==> flow/design.v <==
module mul(
    input         mul_clk,
    input         resetn,
    input         mul_signed,
    input  [31:0] x,
    input  [31:0] y,
    input         de_to_ex_valid,
    input         ex_allowin,
    output [63:0] result
);
    wire [16:0] booth_c;                              
    wire [63:0] booth_part_prod [16:0];               
    wire [16:0] part_prod [63:0];                     
    wire [63:0] x_mul = {{32{x[31]&mul_signed}}, x}; 
    wire [33:0] y_mul = {{ 2{y[31]&mul_signed}}, y};
    genvar j;
    generate
    for(j = 0; j < 17; j = j + 1) begin : booth
        if(j == 0) begin
          booth_2b booth_0(
                            .Y({y_mul[1:0], 1'b0}), 
                            .X(x_mul             ),
                            .P(booth_part_prod[0]), 
                            .C(booth_c[0]        )
                          );
        end else begin
          booth_2b booth(
                            .Y(y_mul[2*j+1:2*j-1]), 
                            .X(x_mul<<(2*j)      ), 
                            .P(booth_part_prod[j]), 
                            .C(booth_c[j]        )
                        );
        end
    end
    endgenerate
    genvar k;
    generate
    for(k = 0; k < 64; k = k + 1)
        begin: switch
            assign part_prod[k] = {
                                        booth_part_prod[16][k],
                                        booth_part_prod[15][k], 
                                        booth_part_prod[14][k], 
                                        booth_part_prod[13][k], 
                                        booth_part_prod[12][k], 
                                        booth_part_prod[11][k], 
                                        booth_part_prod[10][k], 
                                        booth_part_prod[ 9][k], 
                                        booth_part_prod[ 8][k], 
                                        booth_part_prod[ 7][k], 
                                        booth_part_prod[ 6][k], 
                                        booth_part_prod[ 5][k], 
                                        booth_part_prod[ 4][k], 
                                        booth_part_prod[ 3][k], 
                                        booth_part_prod[ 2][k], 
                                        booth_part_prod[ 1][k], 
                                        booth_part_prod[ 0][k]
                                  };
        end
    endgenerate
    reg  [16:0] booth_c_r;               
    reg  [16:0] part_prod_r[63:0];       
    wire [13:0] c[63:0];                 
    wire [63:0] add_src1, add_src2;      
    always @(posedge mul_clk)
    begin
        if(de_to_ex_valid & ex_allowin) begin
                booth_c_r <= booth_c;
        end
    end
    genvar m;
    generate
        for(m = 0; m < 64; m = m + 1) begin : part_prod_trans
            always @(posedge mul_clk)
            begin
                if(de_to_ex_valid & ex_allowin) begin
                    part_prod_r[m] <= part_prod[m];
                end
            end
        end
    endgenerate
    assign c[0] = booth_c_r[13:0];
    assign add_src2[0] = booth_c_r[14];
    genvar i;
    generate
    for(i = 0; i < 64; i = i + 1) 
    begin: wallace
        if(i < 63) begin
            wallace_16 wallace(
                                    .cin    (c[i]          ), 
                                    .data_in(part_prod_r[i]), 
                                    .cout   (c[i+1]        ), 
                                    .C      (add_src2[i+1] ), 
                                    .S      (add_src1[i]   )
                               );
        end else begin
            wallace_16 wallace_63(
                                    .cin    (c[63]          ),
                                    .data_in(part_prod_r[63]), 
                                    .S      (add_src1[63]   )
                                 );
        end
    end
    endgenerate
    assign result = add_src1 + add_src2 + booth_c_r[15] + booth_c_r[16];
endmodule
module booth_2b(
    input [2:0] Y,
    input [63:0] X,
    output [63:0] P,
    output C
);
    assign P = Y==3'b001 ? X      :
               Y==3'b010 ? X      :
               Y==3'b011 ? X<<1   :
               Y==3'b100 ? ~(X<<1):
               Y==3'b101 ? ~X     :
               Y==3'b110 ? ~X     :
                           68'd0;
    assign C = Y==3'b100 || Y==3'b101 || Y==3'b110;
endmodule
module wallace_16(
    input  [13:0] cin,
    input  [16:0] data_in,
    output [13:0] cout,
    output        C,
    output        S
);
    wire B1_2, A1_2, C1_3, B1_3, A1_3, A2_0, C2_1, B2_1, A2_1, B3_1, A3_1, A4_0, B4_0, A5_0;
    function [1:0] Add_1;
        input A, B, CIN;
        begin
          Add_1 = A + B + CIN;
        end
    endfunction
    assign {cout[ 0], B1_2} = Add_1(data_in[ 4], data_in[ 3], data_in[ 2]),
           {cout[ 1], A1_2} = Add_1(data_in[ 7], data_in[ 6], data_in[ 5]),
           {cout[ 2], C1_3} = Add_1(data_in[10], data_in[ 9], data_in[ 8]),
           {cout[ 3], B1_3} = Add_1(data_in[13], data_in[12], data_in[11]),
           {cout[ 4], A1_3} = Add_1(data_in[16], data_in[15], data_in[14]),
           {cout[ 5], A2_0} = Add_1(    cin[ 2],     cin[ 1],     cin[ 0]),
           {cout[ 6], C2_1} = Add_1(data_in[ 0],     cin[ 4],     cin[ 3]),
           {cout[ 7], B2_1} = Add_1(       A1_2,        B1_2, data_in[ 1]),
           {cout[ 8], A2_1} = Add_1(       A1_3,        B1_3,        C1_3),
           {cout[ 9], B3_1} = Add_1(       A2_0,     cin[ 6],     cin[ 5]),
           {cout[10], A3_1} = Add_1(       A2_1,        B2_1,        C2_1),
           {cout[11], B4_0} = Add_1(    cin[ 9],     cin[ 8],     cin[ 7]),
           {cout[12], A4_0} = Add_1(       A3_1,        B3_1,     cin[10]),
           {cout[13], A5_0} = Add_1(       A4_0,        B4_0,     cin[11]),
           {C       , S   } = Add_1(       A5_0,     cin[13],     cin[12]);
endmodule
[Step by step through the tools: mul]
The steps from the RTL of mul to its reports follow in flow order.
Line numbers count from 1 in the design file above.
Cell names lack the library's common part.
The mark - stands for no value.
Set-up
  design top: mul
  clock port: mul_clk
  cell library: sky130hd
  timing corner: tt_025C_1v80

[Word-level counts]
Source: Yosys, flattened and elaborated. Widths are those after wreduce. Registers that Yosys merges into a memory's read port (data or address) are not register bits. Print and check cells do not count.
Operators by class
  add/sub/neg operators: 1923
  eq/ne operators: 99
  multiplexer cells: 99
  bitwise logic cells: 37
  reductions and logical operators: 49
Operators with widths (count)
  64-bit 2-to-1 mux: 99
  64-bit NOT: 34
  1-bit by 1-bit adder with 2-bit output: 945
  2-bit by 1-bit adder with 2-bit output: 945
  3-bit equality test with constant B: 48
  64-bit by 1-bit adder with 64-bit output: 2
  3-bit by 2-bit equality test with 1-bit output with constant B: 32
  64-bit adder: 1
  3-bit by 1-bit equality test with 1-bit output with constant B: 16
  3-bit OR reduction: 16
  1-bit logical OR: 33
  1-bit adder: 30
  2-bit equality test with constant B: 2
  1-bit AND: 3
  2-bit by 1-bit equality test with 1-bit output with constant B: 1
Bit counts
  flip-flop bits (word level): 1105
  word-level cells: 2544

[Depth]
Depth = most cells in a row (Yosys ltp): at word level without a register or memory, in the mapped netlist without a sequential cell, where the memories' decode and read muxes count.
Depth
  depth after elaboration: 15
  ABC_AREA: 0
  depth in mapped cells: 23
  depth with buffers taken out: 23

[Netlist]
The flow's flattened synthesis, as Yosys stat reports it; memories are mapped. The netlist is that of the ABC_AREA named above (0 if unset); the other value can give another one.
The area totals of this step are shown rounded.
Cell types
  edfxtp_1: count 609, area in all 1.83E+04 sq um
  fa_1: count 770, area in all 1.54E+04 sq um
  xor2_1: count 509, area in all 4.46E+03 sq um
  a22oi_1: count 447, area in all 3.36E+03 sq um
  inv_1: count 722, area in all 2.71E+03 sq um
  o21ai_0: count 512, area in all 2.56E+03 sq um
  ha_1: count 139, area in all 1.74E+03 sq um
  clkbuf_1: count 345, area in all 1.29E+03 sq um
  xnor2_1: count 71, area in all 621.846 sq um
  a21oi_1: count 123, area in all 615.59 sq um
  and2_1: count 64, area in all 400.384 sq um
  nand2_1: count 106, area in all 397.882 sq um
  nor2_1: count 95, area in all 356.592 sq um
  a21o_1: count 42, area in all 315.302 sq um
  buf_1: count 70, area in all 262.752 sq um
  nand3_1: count 44, area in all 220.211 sq um
  a221o_1: count 19, area in all 190.182 sq um
  nor2b_1: count 22, area in all 137.632 sq um
Not listed: further types 60, cells in them 249.
Synthesis totals
  standard cells after synthesis: 4958
  cell area after synthesis: 55260 sq um
  flip-flop cells: 609
  buffers: 429
By module: a second synthesis without flattening, with its own total; a netlist apart from the flattened one above.
Unflattened totals
  cell total of the unflattened synthesis: 9878
  area total of the unflattened synthesis: 108100 sq um
Each row is one instance without its submodules.
Modules
  booth_2b: times used 17, cells 236, area 2305 sq um, sequential area 0.0 sq um
  mul: times used 1, cells 1706, area 37740 sq um, sequential area 33180 sq um
  wallace_16: times used 64, cells 65, area 488.0 sq um, sequential area 0.0 sq um

[Timing after synthesis]
Path of least setup slack by OpenSTA after synthesis, without wires, with an ideal clock, recovery checks aside; 20% of the period is set as input and as output delay. Where synthesis merged equal registers, the netlist keeps one of their names.
Timing after synthesis
  path kind: input port to flip-flop
  start: input port ex_allowin
  end: register booth_c_r[0]
  clock period: 12.0 ns
  external input delay: 2.400 ns
  setup time: 1.052 ns
  launch time at the first pin: 2.400 ns
  arrival: 16.053 ns
  data required time: 10.948 ns
  setup slack: -5.105 ns
  path delay: 14.705 ns
  stages: 1
  path buffers: 0
  synthesis period reached: 17.105 ns
"path delay" = arrival - input delay + setup time.
"stages": output pins that drive a net of the path, with the launching flip-flop's if there is one; two outputs of one cell count as two.
"synthesis period reached" is the clock period less the worst setup slack; recovery checks do not enter. This is arithmetic on one report: input and output delays are still those of the set period (20% each).
Between the ends stands the longest chain of elaborated cells between them, by number of cells; it is not shown to be the way that was timed. Of several equally long chains one is given.
A line is the first line of the expression or statement that the cell stems from. Yosys adds cells for indexed reads and writes and turns some case tables into memories.
Between the ends, after synthesis
  cell sequence: and2_1
  length of the longest elaborated chain: 1
  elaborated cells on any way between the ends: 1
  classes of those cells: logic: 1
Ends and longest elaborated chain, after synthesis
  start, declared: RTL line 8  | input         ex_allowin,
  1-bit AND: RTL line 67  | if(de_to_ex_valid & ex_allowin) begin
  end, assigned: RTL line 68  | booth_c_r <= booth_c;
  end, declared: RTL line 61  | reg  [16:0] booth_c_r;

[Worst path after layout]
From the final timing report of record 1: the path of least setup slack in the routed layout; clock arrival at registers is part of the times.
Timing after layout
  path kind: flip-flop to output port
  start: register part_prod_r[0][16]
  end: output port result[62]
  clock period: 15.7 ns
  external output delay: 3.14 ns
  launch time at the first pin: 0.64 ns
  arrival: 9.23 ns
  data required time: 12.56 ns
  setup slack: 3.33 ns
  stages: 20
  path buffers: 1
Between the ends stands the longest chain of elaborated cells between them, by number of cells; it is not shown to be the way that was timed. Of several equally long chains one is given.
Between the ends, after layout
  cell sequence: edfxtp_1 fa_1 inv_1 fa_1 fa_1 fa_1 fa_1 inv_1 fa_1 ha_1 ha_1 a21oi_1 nand2_1 o31ai_1 a21o_1 or3_4 a21oi_4 o31ai_2 xnor2_1 clkdlybuf4s50_1
  length of the longest elaborated chain: 15
  elaborated cells on any way between the ends: 45
  RTL lines with such cells: 2
  classes of those cells: add/sub: 45
Ends and longest elaborated chain, after layout
  start, declared: RTL line 62  | reg  [16:0] part_prod_r[63:0];
  start, assigned: RTL line 77  | part_prod_r[m] <= part_prod[m];
  1-bit by 1-bit adder with 2-bit output: RTL line 133  | Add_1 = A + B + CIN;
  2-bit by 1-bit adder with 2-bit output: RTL line 133
  1-bit by 1-bit adder with 2-bit output: RTL line 133
  2-bit by 1-bit adder with 2-bit output: RTL line 133
  1-bit by 1-bit adder with 2-bit output: RTL line 133
  2-bit by 1-bit adder with 2-bit output: RTL line 133
  1-bit by 1-bit adder with 2-bit output: RTL line 133
  2-bit by 1-bit adder with 2-bit output: RTL line 133
  1-bit by 1-bit adder with 2-bit output: RTL line 133
  2-bit by 1-bit adder with 2-bit output: RTL line 133
  1-bit by 1-bit adder with 2-bit output: RTL line 133
  2-bit by 1-bit adder with 2-bit output: RTL line 133
  64-bit adder: RTL line 105  | assign result = add_src1 + add_src2 + booth_c_r[15] + booth_c_r[16];
  64-bit by 1-bit adder with 64-bit output x2: RTL line 105
  end, declared: RTL line 9  | output [63:0] result

==> results <==
Top module mul; platform sky130hd; tools Yosys and OpenROAD; 3 stored runs in no particular order. Input and output delays are each 20% of the period that was set; the output load is 0.01 pF.
"achieved clock period" is the run's clock period less its worst setup slack. It is reckoned from that one timing run; input and output delays stay at 20% of the period that was set.
"worst setup path time" = time allowed to the worst setup path (clock period - input delay - output delay, where it has them) - its slack; a late launch clock adds to it, a late capture clock takes from it.
Results are given in rounded form.

Record 1
==> flow/run.sh <==
#!/bin/bash
# the make line also repeats the synthesis and layout settings of config.mk as NAME=value (left out here)
make -C /OpenROAD-flow-scripts/flow DESIGN_CONFIG=/design/flow/config.mk WORK_HOME=/design/flow/orfs CLKGATE_MAP_FILE= finish
==> flow/config.mk <==
export PLATFORM = sky130hd
export DESIGN_NAME = mul
export DESIGN_NICKNAME = mul
export VERILOG_FILES = /design/flow/design.v
export SDC_FILE = /design/flow/constraint.sdc
export NUM_CORES = 4
export LEC_CHECK = 0
export CAP_MARGIN = 0
export CELL_PAD_IN_SITES_DETAIL_PLACEMENT = 1
export CORE_ASPECT_RATIO = 1.05
export CORE_MARGIN = 6
export CORE_UTILIZATION = 53
export CTS_CLUSTER_DIAMETER = 202
export CTS_CLUSTER_SIZE = 31
export GPL_ROUTABILITY_DRIVEN = 0
export GPL_TIMING_DRIVEN = 1
export PLACE_DENSITY_LB_ADDON = 0.05
export SLEW_MARGIN = 20
export TNS_END_PERCENT = 10
==> flow/constraint.sdc <==
create_clock -name core_clock -period 15.7 [get_ports {mul_clk}]
set_input_delay 3.1400 -clock core_clock [delete_from_list [all_inputs] [get_ports {mul_clk}]]
set_output_delay 3.1400 -clock core_clock [all_outputs]
set_load 0.01 [all_outputs]

==> results of record 1 <==
chip area after synthesis (Yosys): 55,260 sq um
die area: 112,200 sq um
standard-cell area of the final layout: 57,950 sq um
utilization: 56.4%
worst setup slack after layout: 3.331 ns
total negative slack: 0.000 ns
worst hold slack: 3.145 ns
achieved clock period: 12.369 ns
worst setup path time: 9.23 ns
worst setup path kind: flip-flop to output port

Record 2
==> flow/run.sh <==
#!/bin/bash
# the make line also repeats the synthesis and layout settings of config.mk as NAME=value (left out here)
make -C /OpenROAD-flow-scripts/flow DESIGN_CONFIG=/design/flow/config.mk WORK_HOME=/design/flow/orfs CLKGATE_MAP_FILE= finish
==> flow/config.mk <==
export PLATFORM = sky130hd
export DESIGN_NAME = mul
export DESIGN_NICKNAME = mul
export VERILOG_FILES = /design/flow/design.v
export SDC_FILE = /design/flow/constraint.sdc
export NUM_CORES = 4
export LEC_CHECK = 0
export CAP_MARGIN = 0
export CORE_MARGIN = 7
export CORE_UTILIZATION = 40
export CTS_CLUSTER_DIAMETER = 202
export GPL_ROUTABILITY_DRIVEN = 0
export GPL_TIMING_DRIVEN = 0
export PLACE_DENSITY_LB_ADDON = 0.05
export SLEW_MARGIN = 20
==> flow/constraint.sdc <==
create_clock -name core_clock -period 15.7 [get_ports {mul_clk}]
set_input_delay 3.1400 -clock core_clock [delete_from_list [all_inputs] [get_ports {mul_clk}]]
set_output_delay 3.1400 -clock core_clock [all_outputs]
set_load 0.01 [all_outputs]

==> results of record 2 <==
chip area after synthesis (Yosys): 55,260 sq um
die area: 148,700 sq um
standard-cell area of the final layout: 61,710 sq um
utilization: 44.9%
worst setup slack after layout: 2.440 ns
total negative slack: 0.000 ns
worst hold slack: 3.129 ns
achieved clock period: 13.260 ns
worst setup path time: 10.12 ns
worst setup path kind: flip-flop to output port

Record 3
==> flow/run.sh <==
#!/bin/bash
# the make line also repeats the synthesis and layout settings of config.mk as NAME=value (left out here)
make -C /OpenROAD-flow-scripts/flow DESIGN_CONFIG=/design/flow/config.mk WORK_HOME=/design/flow/orfs CLKGATE_MAP_FILE= finish
==> flow/config.mk <==
export PLATFORM = sky130hd
export DESIGN_NAME = mul
export DESIGN_NICKNAME = mul
export VERILOG_FILES = /design/flow/design.v
export SDC_FILE = /design/flow/constraint.sdc
export NUM_CORES = 4
export LEC_CHECK = 0
export CAP_MARGIN = 0
export CELL_PAD_IN_SITES_DETAIL_PLACEMENT = 1
export CORE_ASPECT_RATIO = 1.05
export CORE_MARGIN = 10
export CORE_UTILIZATION = 62
export CTS_CLUSTER_DIAMETER = 313
export CTS_CLUSTER_SIZE = 31
export GPL_ROUTABILITY_DRIVEN = 0
export GPL_TIMING_DRIVEN = 1
export PLACE_DENSITY_LB_ADDON = 0.05
export SLEW_MARGIN = 20
export TNS_END_PERCENT = 10
==> flow/constraint.sdc <==
create_clock -name core_clock -period 15.7 [get_ports {mul_clk}]
set_input_delay 3.1400 -clock core_clock [delete_from_list [all_inputs] [get_ports {mul_clk}]]
set_output_delay 3.1400 -clock core_clock [all_outputs]
set_load 0.01 [all_outputs]

==> results of record 3 <==
chip area after synthesis (Yosys): 55,260 sq um
die area: 101,500 sq um
standard-cell area of the final layout: 57,860 sq um
utilization: 65.2%
worst setup slack after layout: 3.076 ns
total negative slack: 0.000 ns
worst hold slack: 3.116 ns
achieved clock period: 12.624 ns
worst setup path time: 9.48 ns
worst setup path kind: flip-flop to output port
